==> flow/design.v <==
module SizedFIFO(CLK, RST_N, D_IN, ENQ, FULL_N, D_OUT, DEQ, EMPTY_N, CLR);
   parameter               p1width = 1;  
   parameter               p2depth = 3;
   parameter               p3cntr_width = 1;  
   parameter               guarded = 1;
   localparam              p2depth2 = p2depth -2 ;
   input                   CLK;
   input                   RST_N;
   input                   CLR;
   input [p1width - 1 : 0] D_IN;
   input                   ENQ;
   input                   DEQ;
   output                  FULL_N;
   output                  EMPTY_N;
   output [p1width - 1 : 0] D_OUT;
   reg                      not_ring_full;
   reg                      ring_empty;
   reg [p3cntr_width-1 : 0] head;
   wire [p3cntr_width-1 : 0] next_head;
   reg [p3cntr_width-1 : 0]  tail;
   wire [p3cntr_width-1 : 0] next_tail;
   reg [p1width - 1 : 0]     arr[0: ((p2depth >= 2) ? (p2depth2) : 0)];
   reg [p1width - 1 : 0]     D_OUT;
   reg                       hasodata;
   wire [p3cntr_width-1:0]   depthLess2 = p2depth2[p3cntr_width-1:0] ;
   wire [p3cntr_width-1 : 0] incr_tail;
   wire [p3cntr_width-1 : 0] incr_head;
   assign                    incr_tail = tail + 1'b1 ;
   assign                    incr_head = head + 1'b1 ;
   assign    next_head = (head == depthLess2 ) ? {p3cntr_width{1'b0}} : incr_head ;
   assign    next_tail = (tail == depthLess2 ) ? {p3cntr_width{1'b0}} : incr_tail ;
   assign    EMPTY_N = hasodata;
   assign    FULL_N  = not_ring_full;
   always @(posedge CLK   )
     begin
        if (!RST_N)
          begin
             head <=  {p3cntr_width {1'b0}} ;
             tail <=  {p3cntr_width {1'b0}} ;
             ring_empty <=  1'b1;
             not_ring_full <=  1'b1;
             hasodata <=  1'b0;
          end  
        else
         begin
            if (!CLR && ENQ && ((DEQ && !ring_empty) || (!DEQ && hasodata && not_ring_full)))
              begin
                 arr[tail] <=  D_IN;
              end
            if (CLR)
              begin
                 head <=  {p3cntr_width {1'b0}} ;
                 tail <=  {p3cntr_width {1'b0}} ;
                 ring_empty <=  1'b1;
                 not_ring_full <=  1'b1;
                 hasodata <=  1'b0;
              end  
            else if (DEQ && ENQ )
              begin
                 if (ring_empty)
                   begin
                      D_OUT <=  D_IN;
                   end
                 else
                   begin
                      tail <=  next_tail;
                      D_OUT <=  arr[head];
                      head <=  next_head;
                   end
              end  
            else if ( DEQ )
              begin
                 if (ring_empty)
                   begin
                      hasodata <=  1'b0;
                   end
                 else
                   begin
                      D_OUT <=  arr[head];
                      head <=  next_head;
                      not_ring_full <=  1'b1;
                      ring_empty <=  next_head == tail ;
                   end
              end  
            else if (ENQ)
              begin
                 if (! hasodata)
                   begin
                      D_OUT <=  D_IN;
                      hasodata <=  1'b1;
                   end
                 else if ( not_ring_full )  
                   begin
                      tail <=  next_tail;
                      ring_empty <=  1'b0;
                      not_ring_full <=  ! (next_tail == head) ;
                   end
              end  
         end  
     end  
endmodule
module XbarArbiter(CLK, RST_N, raises, grant, valid);
    parameter N=4;
    input CLK;
    input RST_N;
    input [N-1:0] raises;
    output reg [N-1:0] grant;
    output reg valid;
    function [1:0] gen_grant_carry;
	input c, r, p;
	begin
	    gen_grant_carry[1] = ~r & (c | p);
	    gen_grant_carry[0] = r & (c | p);
	end
    endfunction
    reg [N-1:0] token;
    reg [N-1:0] granted_A;
    reg [N-1:0] granted_B;
    reg carry;
    reg [1:0] gc;
    integer i;
    always@(*) begin
	valid = 1'b0;
	grant = 0;
	carry = 0;
	granted_A = 0;
	granted_B = 0;
	for(i=0; i < N; i=i+1) begin
	    gc = gen_grant_carry(carry, raises[i], token[i]);
	    granted_A[i] = gc[0];
	    carry = gc[1];
	end
	for(i=0; i < N; i=i+1) begin
	    gc = gen_grant_carry(carry, raises[i], token[i]);
	    granted_B[i] = gc[0];
	    carry = gc[1];
	end
	for(i=0; i < N; i=i+1) begin
	    if(granted_A[i] | granted_B[i]) begin
		grant = 0;
		grant[i] = 1'b1;
		valid = 1'b1;
	    end
	end
    end
    always@(posedge CLK) begin
	if(RST_N) token <= {token[N-2:0], token[N-1]};
	else token <= 1;
    end
endmodule
module Xbar(CLK, RST_N,
	    i_valid,
	    i_prio,
	    i_tail,
	    i_dst,
	    i_vc,
	    i_data, 
	    o_valid,
	    o_prio,
	    o_tail,
	    o_dst,
	    o_vc,
	    o_data, 
 	    i_cred,
	    i_cred_valid,
	    o_cred_en
	    );
    parameter N		    = 8;
    parameter NUM_VCS	    = 2;
    parameter CUT	    = 2;
    parameter DATA	    = 32;
    parameter BUFFER_DEPTH  = 8;
    parameter LOG_N	    = (
	N <= 1 ? 0: 
	N <= 2 ? 1: 
	N <= 4 ? 2: 
	N <= 8 ? 3: 
	N <= 16 ? 4: 
	N <= 32 ? 5: 
	N <= 64 ? 6: 
	N <= 128 ? 7: 
	N <= 256 ? 8 : 
	N <= 512 ? 9 : 
	N <= 1024 ? 10 : 
	N <= 2048 ? 11 : 
	N <= 4096 ? 12 : 
	N <= 8192 ? 13 : 
	N <= 16384 ? 14 : -1);
    parameter VC	    = (
	NUM_VCS <= 1 ? 0: 
	NUM_VCS <= 2 ? 1: 
	NUM_VCS <= 4 ? 2: 
	NUM_VCS <= 8 ? 3: 
	NUM_VCS <= 16 ? 4: 
	NUM_VCS <= 32 ? 5: 
	NUM_VCS <= 64 ? 6: 
	NUM_VCS <= 128 ? 7: 
	NUM_VCS <= 256 ? 8 : 
	NUM_VCS <= 512 ? 9 : 
	NUM_VCS <= 1024 ? 10 : 
	NUM_VCS <= 2048 ? 11 : 
	NUM_VCS <= 4096 ? 12 : 
	NUM_VCS <= 8192 ? 13 : 
	NUM_VCS <= 16384 ? 14 : -1); 
    parameter DST	    = (
	N <= 1 ? 0: 
	N <= 2 ? 1: 
	N <= 4 ? 2: 
	N <= 8 ? 3: 
	N <= 16 ? 4: 
	N <= 32 ? 5: 
	N <= 64 ? 6: 
	N <= 128 ? 7: 
	N <= 256 ? 8 : 
	N <= 512 ? 9 : 
	N <= 1024 ? 10 : 
	N <= 2048 ? 11 : 
	N <= 4096 ? 12 : 
	N <= 8192 ? 13 : 
	N <= 16384 ? 14 : -1);
    parameter FLIT_WIDTH    = 1+1+DST+VC+DATA;
    parameter CRED_WIDTH    = (
	BUFFER_DEPTH <= 1 ? 0: 
	BUFFER_DEPTH <= 2 ? 1: 
	BUFFER_DEPTH <= 4 ? 2: 
	BUFFER_DEPTH <= 8 ? 3: 
	BUFFER_DEPTH <= 16 ? 4: 
	BUFFER_DEPTH <= 32 ? 5: 
	BUFFER_DEPTH <= 64 ? 6: 
	BUFFER_DEPTH <= 128 ? 7: 
	BUFFER_DEPTH <= 256 ? 8 : 
	BUFFER_DEPTH <= 512 ? 9 : 
	BUFFER_DEPTH <= 1024 ? 10 : 
	BUFFER_DEPTH <= 2048 ? 11 : 
	BUFFER_DEPTH <= 4096 ? 12 : 
	BUFFER_DEPTH <= 8192 ? 13 : 
	BUFFER_DEPTH <= 16384 ? 14 : -1) + 1;
    input CLK, RST_N;
    input [N-1:0]              i_valid;
    input [N-1:0]              i_prio; 
    input [N-1:0]              i_tail;
    input [N*DST-1:0]          i_dst; 
    input [N*VC-1:0]           i_vc;
    input [N*DATA-1:0]         i_data;
    wire [VC-1:0]              i_vc_arr [N-1:0];
    wire [N-1:0]               f_prio;
    wire [N-1:0]               f_tail;
    wire [DST-1:0]             f_dst [N-1:0];
    wire [VC-1:0]              f_vc [N-1:0];
    wire [DATA-1:0]            f_data [N-1:0];
    wire [N-1:0]               f_elig;
    wire [DST*N-1:0]	       f_dst_flat;
    wire [VC*N-1:0]            f_vc_flat;
    wire [DATA*N-1:0]          f_data_flat;
    output reg [N-1:0]         o_valid;
    output reg [N-1:0]         o_prio;
    output reg [N-1:0]         o_tail;
    output [N*DST-1:0]         o_dst;
    output [N*VC-1:0]          o_vc;
    output [N*DATA-1:0]        o_data;
    reg [DST-1:0]              o_dst_arr [N-1:0];
    reg [VC-1:0]               o_vc_arr [N-1:0];
    reg [DATA-1:0]             o_data_arr [N-1:0];
    output [N*VC-1:0]          i_cred;  
    output reg [N-1:0]         i_cred_valid;  
    reg [VC-1:0]               i_cred_arr [N-1:0];
    input [N-1:0]              o_cred_en;
    wire [N-1:0]               grants [N-1:0];
    wire [N-1:0]               grant_valids;
    reg [N-1:0]                deq_en;
    reg [CRED_WIDTH-1:0]       creds_left [N-1:0];
    genvar i, o, k;
    integer in,out;
    generate
	for(o=0; o < N; o=o+1) begin: arbiters
	    wire [N-1:0] raises;
	    for(k=0; k < N; k=k+1) begin: raisewires
		assign raises[k] = (f_dst[k] == o) && f_elig[k];
	    end
	    XbarArbiter#(.N(N)) arbiter(.CLK(CLK), 
					.RST_N(RST_N),
					.raises(raises),
					.valid(grant_valids[o]),
					.grant(grants[o]));  
	end
    endgenerate
    always@(posedge CLK) begin
	if(RST_N) begin
	    for(in=0; in < N; in=in+1) begin
		if(i_valid[in])
		    i_cred_arr[in] <= i_vc_arr[in];
	    end
	end
	else begin
	    for(in=0; in < N; in=in+1) begin
		i_cred_arr[in]<='hx;
	    end
	end
    end
    for(i=0; i < N; i=i+1) begin: assign_arr
	assign i_vc_arr[i] = i_vc[(i+1)*VC-1:i*VC];
        assign i_cred[(i+1)*VC-1:i*VC] = i_cred_arr[i];
        assign o_dst[(i+1)*DST-1:i*DST] = o_dst_arr[i];
	assign o_vc[(i+1)*VC-1:i*VC] = o_vc_arr[i];
	assign o_data[(i+1)*DATA-1:i*DATA] = o_data_arr[i]; 
    end
    always@(*) begin
	for(in=0; in < N; in=in+1) begin: deqwires
	    deq_en[in] = 1'b0;
	    i_cred_valid[in] = 1'b0;
	    for(out=0; out < N; out=out+1) begin: outer
		if(grant_valids[out] && (grants[out][in] == 1'b1) && (creds_left[out] != 0)) begin
		    deq_en[in] = 1'b1;
		    i_cred_valid[in] = 1'b1;
		end
	    end
	end
    end
    for(i=0; i < N; i=i+1) begin
	assign f_dst_flat[(i+1)*DST-1:i*DST] = f_dst[i];
	assign f_vc_flat[(i+1)*VC-1:i*VC] = f_vc[i];
	assign f_data_flat[(i+1)*DATA-1:i*DATA] = f_data[i];
    end
    for(i=0; i < N; i=i+1) begin: steerwires
	always@(grant_valids[i] or grants[i] or creds_left[i] or f_prio or f_tail or f_dst_flat or f_vc_flat or f_data_flat) begin
	    o_valid[i] = 1'b0;
	    o_prio[i] = 'hx;
	    o_tail[i] = 'hx;
	    o_dst_arr[i] = 'hx;
	    o_vc_arr[i] = 'hx;
	    o_data_arr[i] = 'hx;
	    for(in=0; in < N; in=in+1) begin: innersteer
		if(grant_valids[i] && (grants[i][in] == 1'b1) && (creds_left[i] != 0)) begin
		    o_valid[i] = 1'b1;
		    o_prio[i] = f_prio[in];
		    o_tail[i] = f_tail[in];
		    o_dst_arr[i]  = f_dst[in];
		    o_vc_arr[i]   = f_vc[in];
		    o_data_arr[i] = f_data[in];
		end
	    end
	end
    end
    for(o=0; o < N; o=o+1) begin: output_credits
	always@(posedge CLK) begin
	    if(RST_N) begin
		if((o_cred_en[o] == 1'b0) && (o_valid[o] == 1'b1))
		    creds_left[o] <= creds_left[o] - 1;
		else if((o_cred_en[o] == 1'b1) && (o_valid[o] == 1'b0))
		    creds_left[o] <= creds_left[o] + 1;
	    end
	    else begin
		creds_left[o] <= BUFFER_DEPTH;
	    end
	end
    end
    generate
	for(i=0; i < N; i=i+1) begin: ififos
	    SizedFIFO#(.p1width(FLIT_WIDTH), .p2depth(BUFFER_DEPTH), .p3cntr_width((
	BUFFER_DEPTH <= 1 ? 0: 
	BUFFER_DEPTH <= 2 ? 1: 
	BUFFER_DEPTH <= 4 ? 2: 
	BUFFER_DEPTH <= 8 ? 3: 
	BUFFER_DEPTH <= 16 ? 4: 
	BUFFER_DEPTH <= 32 ? 5: 
	BUFFER_DEPTH <= 64 ? 6: 
	BUFFER_DEPTH <= 128 ? 7: 
	BUFFER_DEPTH <= 256 ? 8 : 
	BUFFER_DEPTH <= 512 ? 9 : 
	BUFFER_DEPTH <= 1024 ? 10 : 
	BUFFER_DEPTH <= 2048 ? 11 : 
	BUFFER_DEPTH <= 4096 ? 12 : 
	BUFFER_DEPTH <= 8192 ? 13 : 
	BUFFER_DEPTH <= 16384 ? 14 : -1))) inQ
		       (.CLK(CLK), 
			.RST_N(RST_N), 
			.D_IN({i_prio[i], i_tail[i], i_dst[(i+1)*DST-1:i*DST], i_vc[(i+1)*VC-1:i*VC], i_data[(i+1)*DATA-1:i*DATA]}),
			.ENQ(i_valid[i]),
			.D_OUT({f_prio[i], f_tail[i], f_dst[i], f_vc[i], f_data[i]}),
			.DEQ(deq_en[i]),
			.EMPTY_N(f_elig[i]),
			.FULL_N(),  
			.CLR(1'b0)  
		      );
	end
    endgenerate
endmodule
# Reports on Xbar
# Tool output for the design above, in the order of the flow.
# Line numbers count from 1 in the design file above.
# Operators carry their Yosys type and port widths (W data, S select, Z words).
# Cell names lack the library's common part.
# A cell with -- has no value.
[inputs]
top_module = "Xbar"
clock = "CLK"
cell_library = "sky130hd"
lib_corner = "tt_025C_1v80"

# Elaborated design
# Yosys after proc, flatten, opt, wreduce and memory -nomap, before mapping. Print and check cells are not counted. Equal cells are merged and count once.
# Memory sizes are those after Yosys's memory passes, which may raise the word count (mostly to a power of two), join words into wider ones and drop unused or constant bits.
[bits]
register_bits = 480
latchBits = 0
mem_bits_rw = 2128
rom_bits = 0
clocked_rd_ports_x_width = 304
memories = 8
in_bits = 322
output_inout_bits = 328
elab_cells = 2143
[mem_list]
columns = ["name", "words", "width", "read_ports", "write_ports", "line", "rtl"]
rows = [
  ["ififos[0].inQ.arr", 7, 38, 1, 1, 22, "reg [p1width - 1 : 0]     arr[0: ((p2depth >= 2) ? (p2depth2) : 0)];"],
  ["ififos[1].inQ.arr", 7, 38, 1, 1, 22, ""],
  ["ififos[2].inQ.arr", 7, 38, 1, 1, 22, ""],
  ["ififos[3].inQ.arr", 7, 38, 1, 1, 22, ""],
  ["ififos[4].inQ.arr", 7, 38, 1, 1, 22, ""],
  ["ififos[5].inQ.arr", 7, 38, 1, 1, 22, ""],
]
# Further memories, not shown: 2.
[classes]
addsub = 32
mul = 0
n_div = 0
cmp = 0
n_eq = 144
n_shift = 0
muxes = 959
logic = 520
n_reduce_logical = 408
[ops]
columns = ["operator", "count"]
rows = [
  ["$mux W38", 64],
  ["$mux W32", 64],
  ["$mux W1", 583],
  ["$mux W3", 192],
  ["$and A1 B1 Y1", 248],
  ["$logic_and A1 B1 Y1", 248],
  ["$or A1 B1 Y1", 184],
  ["$eq A3 B3 Y1 const B", 48],
  ["$reduce_bool A2 Y1", 64],
  ["$reduce_and A4 Y1", 24],
  ["$mux W4", 24],
  ["$not A1 Y1", 88],
  ["$ne A2 B2 Y1 const B", 32],
  ["$mux W7", 8],
  ["$add A3 B1 Y3 const B", 16],
  ["$eq A3 B2 Y1 const B", 16],
  ["$eq A3 B3 Y1", 16],
  ["$mux W6", 8],
  ["$reduce_and A5 Y1", 8],
  ["$mux W5", 8],
  ["$add A4 B1 Y4 const B", 8],
  ["$sub A4 B1 Y4 const B", 8],
  ["$reduce_bool A4 Y1", 8],
  ["$logic_not A1 Y1", 24],
  ["$eq A3 B1 Y1 const B", 8],
  ["$ne A3 B2 Y1 const B", 8],
  ["$ne A3 B3 Y1 const B", 8],
  ["$logic_not A3 Y1", 8],
]
# Other operator kinds: 5; their cells: 40.

# Logic depth
# Depth = most cells in a row (Yosys ltp): at word level without a register or memory, in the mapped netlist without a sequential cell, where the memories' decode and read muxes count.
[logic_depth]
ltp_word = 53
ABC_AREA = 0
ltp_mapped = 20
ltp_nobuf = 18

# Netlist
# Yosys stat after the flow's synthesis: flattened, memories mapped to cells. It holds for the ABC_AREA given above (unset counts as 0); a run with the other value may have another netlist.
# The area totals of this step are shown rounded.
[types]
columns = ["type", "count", "type_area_um2"]
rows = [
  ["edfxtp_1", 2440, 7.33E+04],
  ["mux2i_1", 788, 7.89E+03],
  ["mux4_2", 304, 6.85E+03],
  ["dfxtp_1", 192, 3.84E+03],
  ["o21ai_0", 749, 3.75E+03],
  ["mux2_2", 312, 3513.37],
  ["nand2_1", 816, 3.06E+03],
  ["clkbuf_1", 761, 2856.49],
  ["a21oi_1", 391, 1.96E+03],
  ["nor2_1", 520, 1.95E+03],
  ["a222oi_1", 194, 1.94E+03],
  ["a211oi_1", 140, 1.05E+03],
  ["o211ai_1", 139, 1.04E+03],
  ["a22oi_1", 113, 848.314],
  ["a31oi_1", 85, 531.76],
  ["buf_1", 140, 525.504],
  ["o22ai_1", 80, 500.48],
  ["inv_1", 132, 495.475],
]
# Other cell types: 77; their cells: 921.
[synth_totals]
cells = 9217
yosys_area_um2 = 123100
seq_area_um2 = 77110
ff_cells = 2632
n_buf = 961
# By module: a second synthesis without flattening, with its own total; a netlist apart from the flattened one above.
[unflattened]
cells_unflattened = 11420
area_unflattened_um2 = 135500
# Rows give one instance, submodules left out.
[modules]
columns = ["mod", "n_inst", "cells", "area_um2", "seq_area_um2"]
rows = [
  ["SizedFIFO", 8, 716, 12620, 9369],
  ["Xbar", 1, 5044, 29270, 880.8],
  ["XbarArbiter (N=8)", 8, 81, 654.4, 160.2],
]

# Path before layout
# OpenSTA on the mapped netlist: ideal clock, no wires. The path of least setup slack (recovery checks aside). Input and output delay are each 20% of the period. Register names are those of the netlist, which keeps one name where synthesis merged equal registers.
[synth_path]
path_type = "flip-flop to flip-flop"
startpoint = "reg ififos[4].inQ.D_OUT[33]"
endpoint = "mem ififos[3].inQ.arr[0][0]"
tclk_ns = 8.0
setup_ns = 0.542
t_first_pin_ns = 0.000
arrival_ns = 7.707
t_required_ns = 7.458
setup_slack_ns = -0.248
path_delay_ns = 8.249
path_stages = 16
n_path_buf = 3
period_less_setup_slack_ns = 8.248
# "path_delay_ns" is the arrival time less input delay plus setup time.
# "path_stages" counts driving pins, that of a launching flip-flop among them; a cell with two outputs on the path counts twice.
# "period_less_setup_slack_ns" is the clock period less the worst setup slack; recovery checks do not enter. This is arithmetic on one report: input and output delays are still those of the set period (20% each).
# Between the ends stands the longest chain of elaborated cells between them, by number of cells; it is not shown to be the way that was timed. Of several equally long chains one is given.
# Each line given opens the expression or statement behind the cell; cells for indexed reads and writes are added by Yosys, which also makes memories of some case tables.
# A register here has more assigning lines than the two given.
# Only ways into the end's enable, where the timed path ends, are counted here.
[synth_via]
path_cell_list = "edfxtp_1 > or4b_1 > buf_2 > a21o_1 > a2111o_1 > a311o_1 > o21ai_0 > nand3_1 > nor2b_1 > nor3b_1 > and4b_1 > buf_2 > inv_1 > buf_2 > mux2_2 > nor4b_1"
elab_chain_cells = 45
cells_between = 498
classes_between = "7 x eq/ne; 116 x mux; 344 x logic; 31 x reduce/logical"
[synth_rtl]
columns = ["element", "line", "rtl"]
rows = [
  ["from (decl)", 15, "output [p1width - 1 : 0] D_OUT;"],
  ["from (assign)", 67, "D_OUT <=  arr[head];"],
  ["from (assign)", 79, "D_OUT <=  arr[head];"],
  ["$logic_not A3 Y1", 278, "assign raises[k] = (f_dst[k] == o) && f_elig[k];"],
  ["$logic_and A1 B1 Y1", 278, ""],
  ["$not A1 Y1", 112, "gen_grant_carry[1] = ~r & (c | p);"],
  ["$and A1 B1 Y1", 112, ""],
  ["$or A1 B1 Y1", 112, ""],
  ["$and A1 B1 Y1", 112, ""],
  ["$or A1 B1 Y1", 112, ""],
  ["[... 23 more ...]", "--", ""],
  ["$mux W1 x8", 312, "if(grant_valids[out] && (grants[out][in] == 1'b1) && (creds_left[out] != 0)) begin"],
  ["$logic_not A1 Y1", 46, "if (!CLR && ENQ && ((DEQ && !ring_empty) || (!DEQ && hasodata && not_ring_full)))"],
  ["$logic_and A1 B1 Y1 x2", 46, ""],
  ["$logic_or A1 B1 Y1", 46, ""],
  ["$logic_and A1 B1 Y1", 46, ""],
  ["$mux W3", 46, ""],
  ["$mux W3", 36, "if (!RST_N)"],
  ["to (decl)", 22, "reg [p1width - 1 : 0]     arr[0: ((p2depth >= 2) ? (p2depth2) : 0)];"],
]
# Some nets on the timed path still bear RTL names; the line given drives or declares the net.
[synth_nets]
columns = ["signal", "line"]
rows = [
  ["ififos[3].inQ.DEQ", 312],
]

# Worst path after layout
# From the final timing report of run 1: the path of least setup slack in the routed layout; clock arrival at registers is part of the times.
[layout_path]
path_type = "flip-flop to output port"
startpoint = "reg ififos[6].inQ.hasodata"
endpoint = "out o_data[66]"
tclk_ns = 14.3
out_delay_ns = 2.86
t_first_pin_ns = 0.95
arrival_ns = 7.88
t_required_ns = 11.44
setup_slack_ns = 3.56
path_stages = 12
n_path_buf = 3
# Between the ends stands the longest chain of elaborated cells between them, by number of cells; it is not shown to be the way that was timed. Of several equally long chains one is given.
# A register here has more assigning lines than the two given.
[layout_via]
path_cell_list = "dfxtp_1 > nand4bb_1 > a2111oi_0 > a2111oi_0 > o21ai_0 > a21oi_4 > buf_4 > or3_1 > nand2b_2 > buf_4 > o221ai_1 > clkdlybuf4s50_1"
elab_chain_cells = 33
cells_between = 84
classes_between = "30 x mux; 37 x logic; 17 x reduce/logical"
[layout_rtl]
columns = ["element", "line", "rtl"]
rows = [
  ["from (decl)", 24, "reg                       hasodata;"],
  ["from (assign)", 42, "hasodata <=  1'b0;"],
  ["from (assign)", 56, "hasodata <=  1'b0;"],
  ["$logic_and A1 B1 Y1", 278, "assign raises[k] = (f_dst[k] == o) && f_elig[k];"],
  ["$not A1 Y1", 112, "gen_grant_carry[1] = ~r & (c | p);"],
  ["$and A1 B1 Y1", 112, ""],
  ["$or A1 B1 Y1", 112, ""],
  ["$and A1 B1 Y1", 112, ""],
  ["$or A1 B1 Y1", 112, ""],
  ["$and A1 B1 Y1", 112, ""],
  ["[... 11 more ...]", "--", ""],
  ["$and A1 B1 Y1", 112, ""],
  ["$or A1 B1 Y1", 113, "gen_grant_carry[0] = r & (c | p);"],
  ["$and A1 B1 Y1", 113, ""],
  ["$or A1 B1 Y1", 139, "if(granted_A[i] | granted_B[i]) begin"],
  ["$mux W1", 139, ""],
  ["$logic_and A1 B1 Y1 x2", 333, "if(grant_valids[i] && (grants[i][in] == 1'b1) && (creds_left[i] != 0)) begin"],
  ["$mux W32 x8", 333, ""],
  ["to (decl)", 260, "output [N*DATA-1:0]        o_data;"],
]

Design Xbar on sky130hd. What follows are 2 stored runs of the flow, each under its own settings; their order means nothing. The constraints put input and output delay at 20% of the set period each and load the outputs with 0.01 pF.
"period_less_ws_ns": clock period set for the run, less the worst setup slack. It is reckoned from that one timing run; input and output delays stay at 20% of the period that was set.
"worst_setup_path_time_ns" is the time allowed to the run's worst setup path (the clock period less input and output delay, where it has them) less its slack. Clock arrival times count: a late capture clock shortens it, a late launch clock lengthens it.
"power.total_w" is the tool's figure for a default switching activity; nothing was simulated.
Measured values are rounded.

# run 1
==> flow/run.sh <==
#!/bin/bash
# the make line also repeats the synthesis and layout settings of config.mk as NAME=value (left out here)
make -C /OpenROAD-flow-scripts/flow DESIGN_CONFIG=/design/flow/config.mk WORK_HOME=/design/flow/orfs CLKGATE_MAP_FILE= finish
==> flow/config.mk <==
export PLATFORM = sky130hd
export DESIGN_NAME = Xbar
export DESIGN_NICKNAME = Xbar
export VERILOG_FILES = /design/flow/design.v
export SDC_FILE = /design/flow/constraint.sdc
export NUM_CORES = 4
export LEC_CHECK = 0
export CAP_MARGIN = 20
export CELL_PAD_IN_SITES_DETAIL_PLACEMENT = 1
export CELL_PAD_IN_SITES_GLOBAL_PLACEMENT = 2
export CORE_MARGIN = 2
export CORE_UTILIZATION = 30
export PLACE_DENSITY = 0.45
export SLEW_MARGIN = 20
==> flow/constraint.sdc <==
create_clock -name core_clock -period 14.3 [get_ports {CLK}]
set_input_delay 2.8600 -clock core_clock [delete_from_list [all_inputs] [get_ports {CLK}]]
set_output_delay 2.8600 -clock core_clock [all_outputs]
set_load 0.01 [all_outputs]

==> run 1: results <==
yosys_chip_area_um2=123100
design_die_area_um2=415400
final_cell_area_um2=145800
finalUtil_pct=35.7
setup_worst_slack_ns=3.561
setup_tns_ns=0.000
power.total_w=0.02122
period_less_ws_ns=10.739
worst_setup_path_time_ns=7.88
worst_setup_path_type="flip-flop to output port"

# run 2
==> flow/run.sh <==
#!/bin/bash
# the make line also repeats the synthesis and layout settings of config.mk as NAME=value (left out here)
make -C /OpenROAD-flow-scripts/flow DESIGN_CONFIG=/design/flow/config.mk WORK_HOME=/design/flow/orfs CLKGATE_MAP_FILE= finish
==> flow/config.mk <==
export PLATFORM = sky130hd
export DESIGN_NAME = Xbar
export DESIGN_NICKNAME = Xbar
export VERILOG_FILES = /design/flow/design.v
export SDC_FILE = /design/flow/constraint.sdc
export NUM_CORES = 4
export LEC_CHECK = 0
export CAP_MARGIN = 20
export CELL_PAD_IN_SITES_DETAIL_PLACEMENT = 1
export CELL_PAD_IN_SITES_GLOBAL_PLACEMENT = 2
export CORE_MARGIN = 6
export CORE_UTILIZATION = 56
export CTS_CLUSTER_SIZE = 32
export MAX_ROUTING_LAYER = met4
export PLACE_DENSITY_LB_ADDON = 0.12
export SETUP_SLACK_MARGIN = -0.1
export SLEW_MARGIN = 20
export TNS_END_PERCENT = 60
==> flow/constraint.sdc <==
create_clock -name core_clock -period 9.93 [get_ports {CLK}]
set_input_delay 1.9860 -clock core_clock [delete_from_list [all_inputs] [get_ports {CLK}]]
set_output_delay 1.9860 -clock core_clock [all_outputs]
set_load 0.01 [all_outputs]

==> run 2: results <==
yosys_chip_area_um2=123100
design_die_area_um2=231200
final_cell_area_um2=141400
finalUtil_pct=64.9
setup_worst_slack_ns=0.154
setup_tns_ns=0.000
power.total_w=0.02972
period_less_ws_ns=9.776
worst_setup_path_time_ns=7.79
worst_setup_path_type="flip-flop to output port"
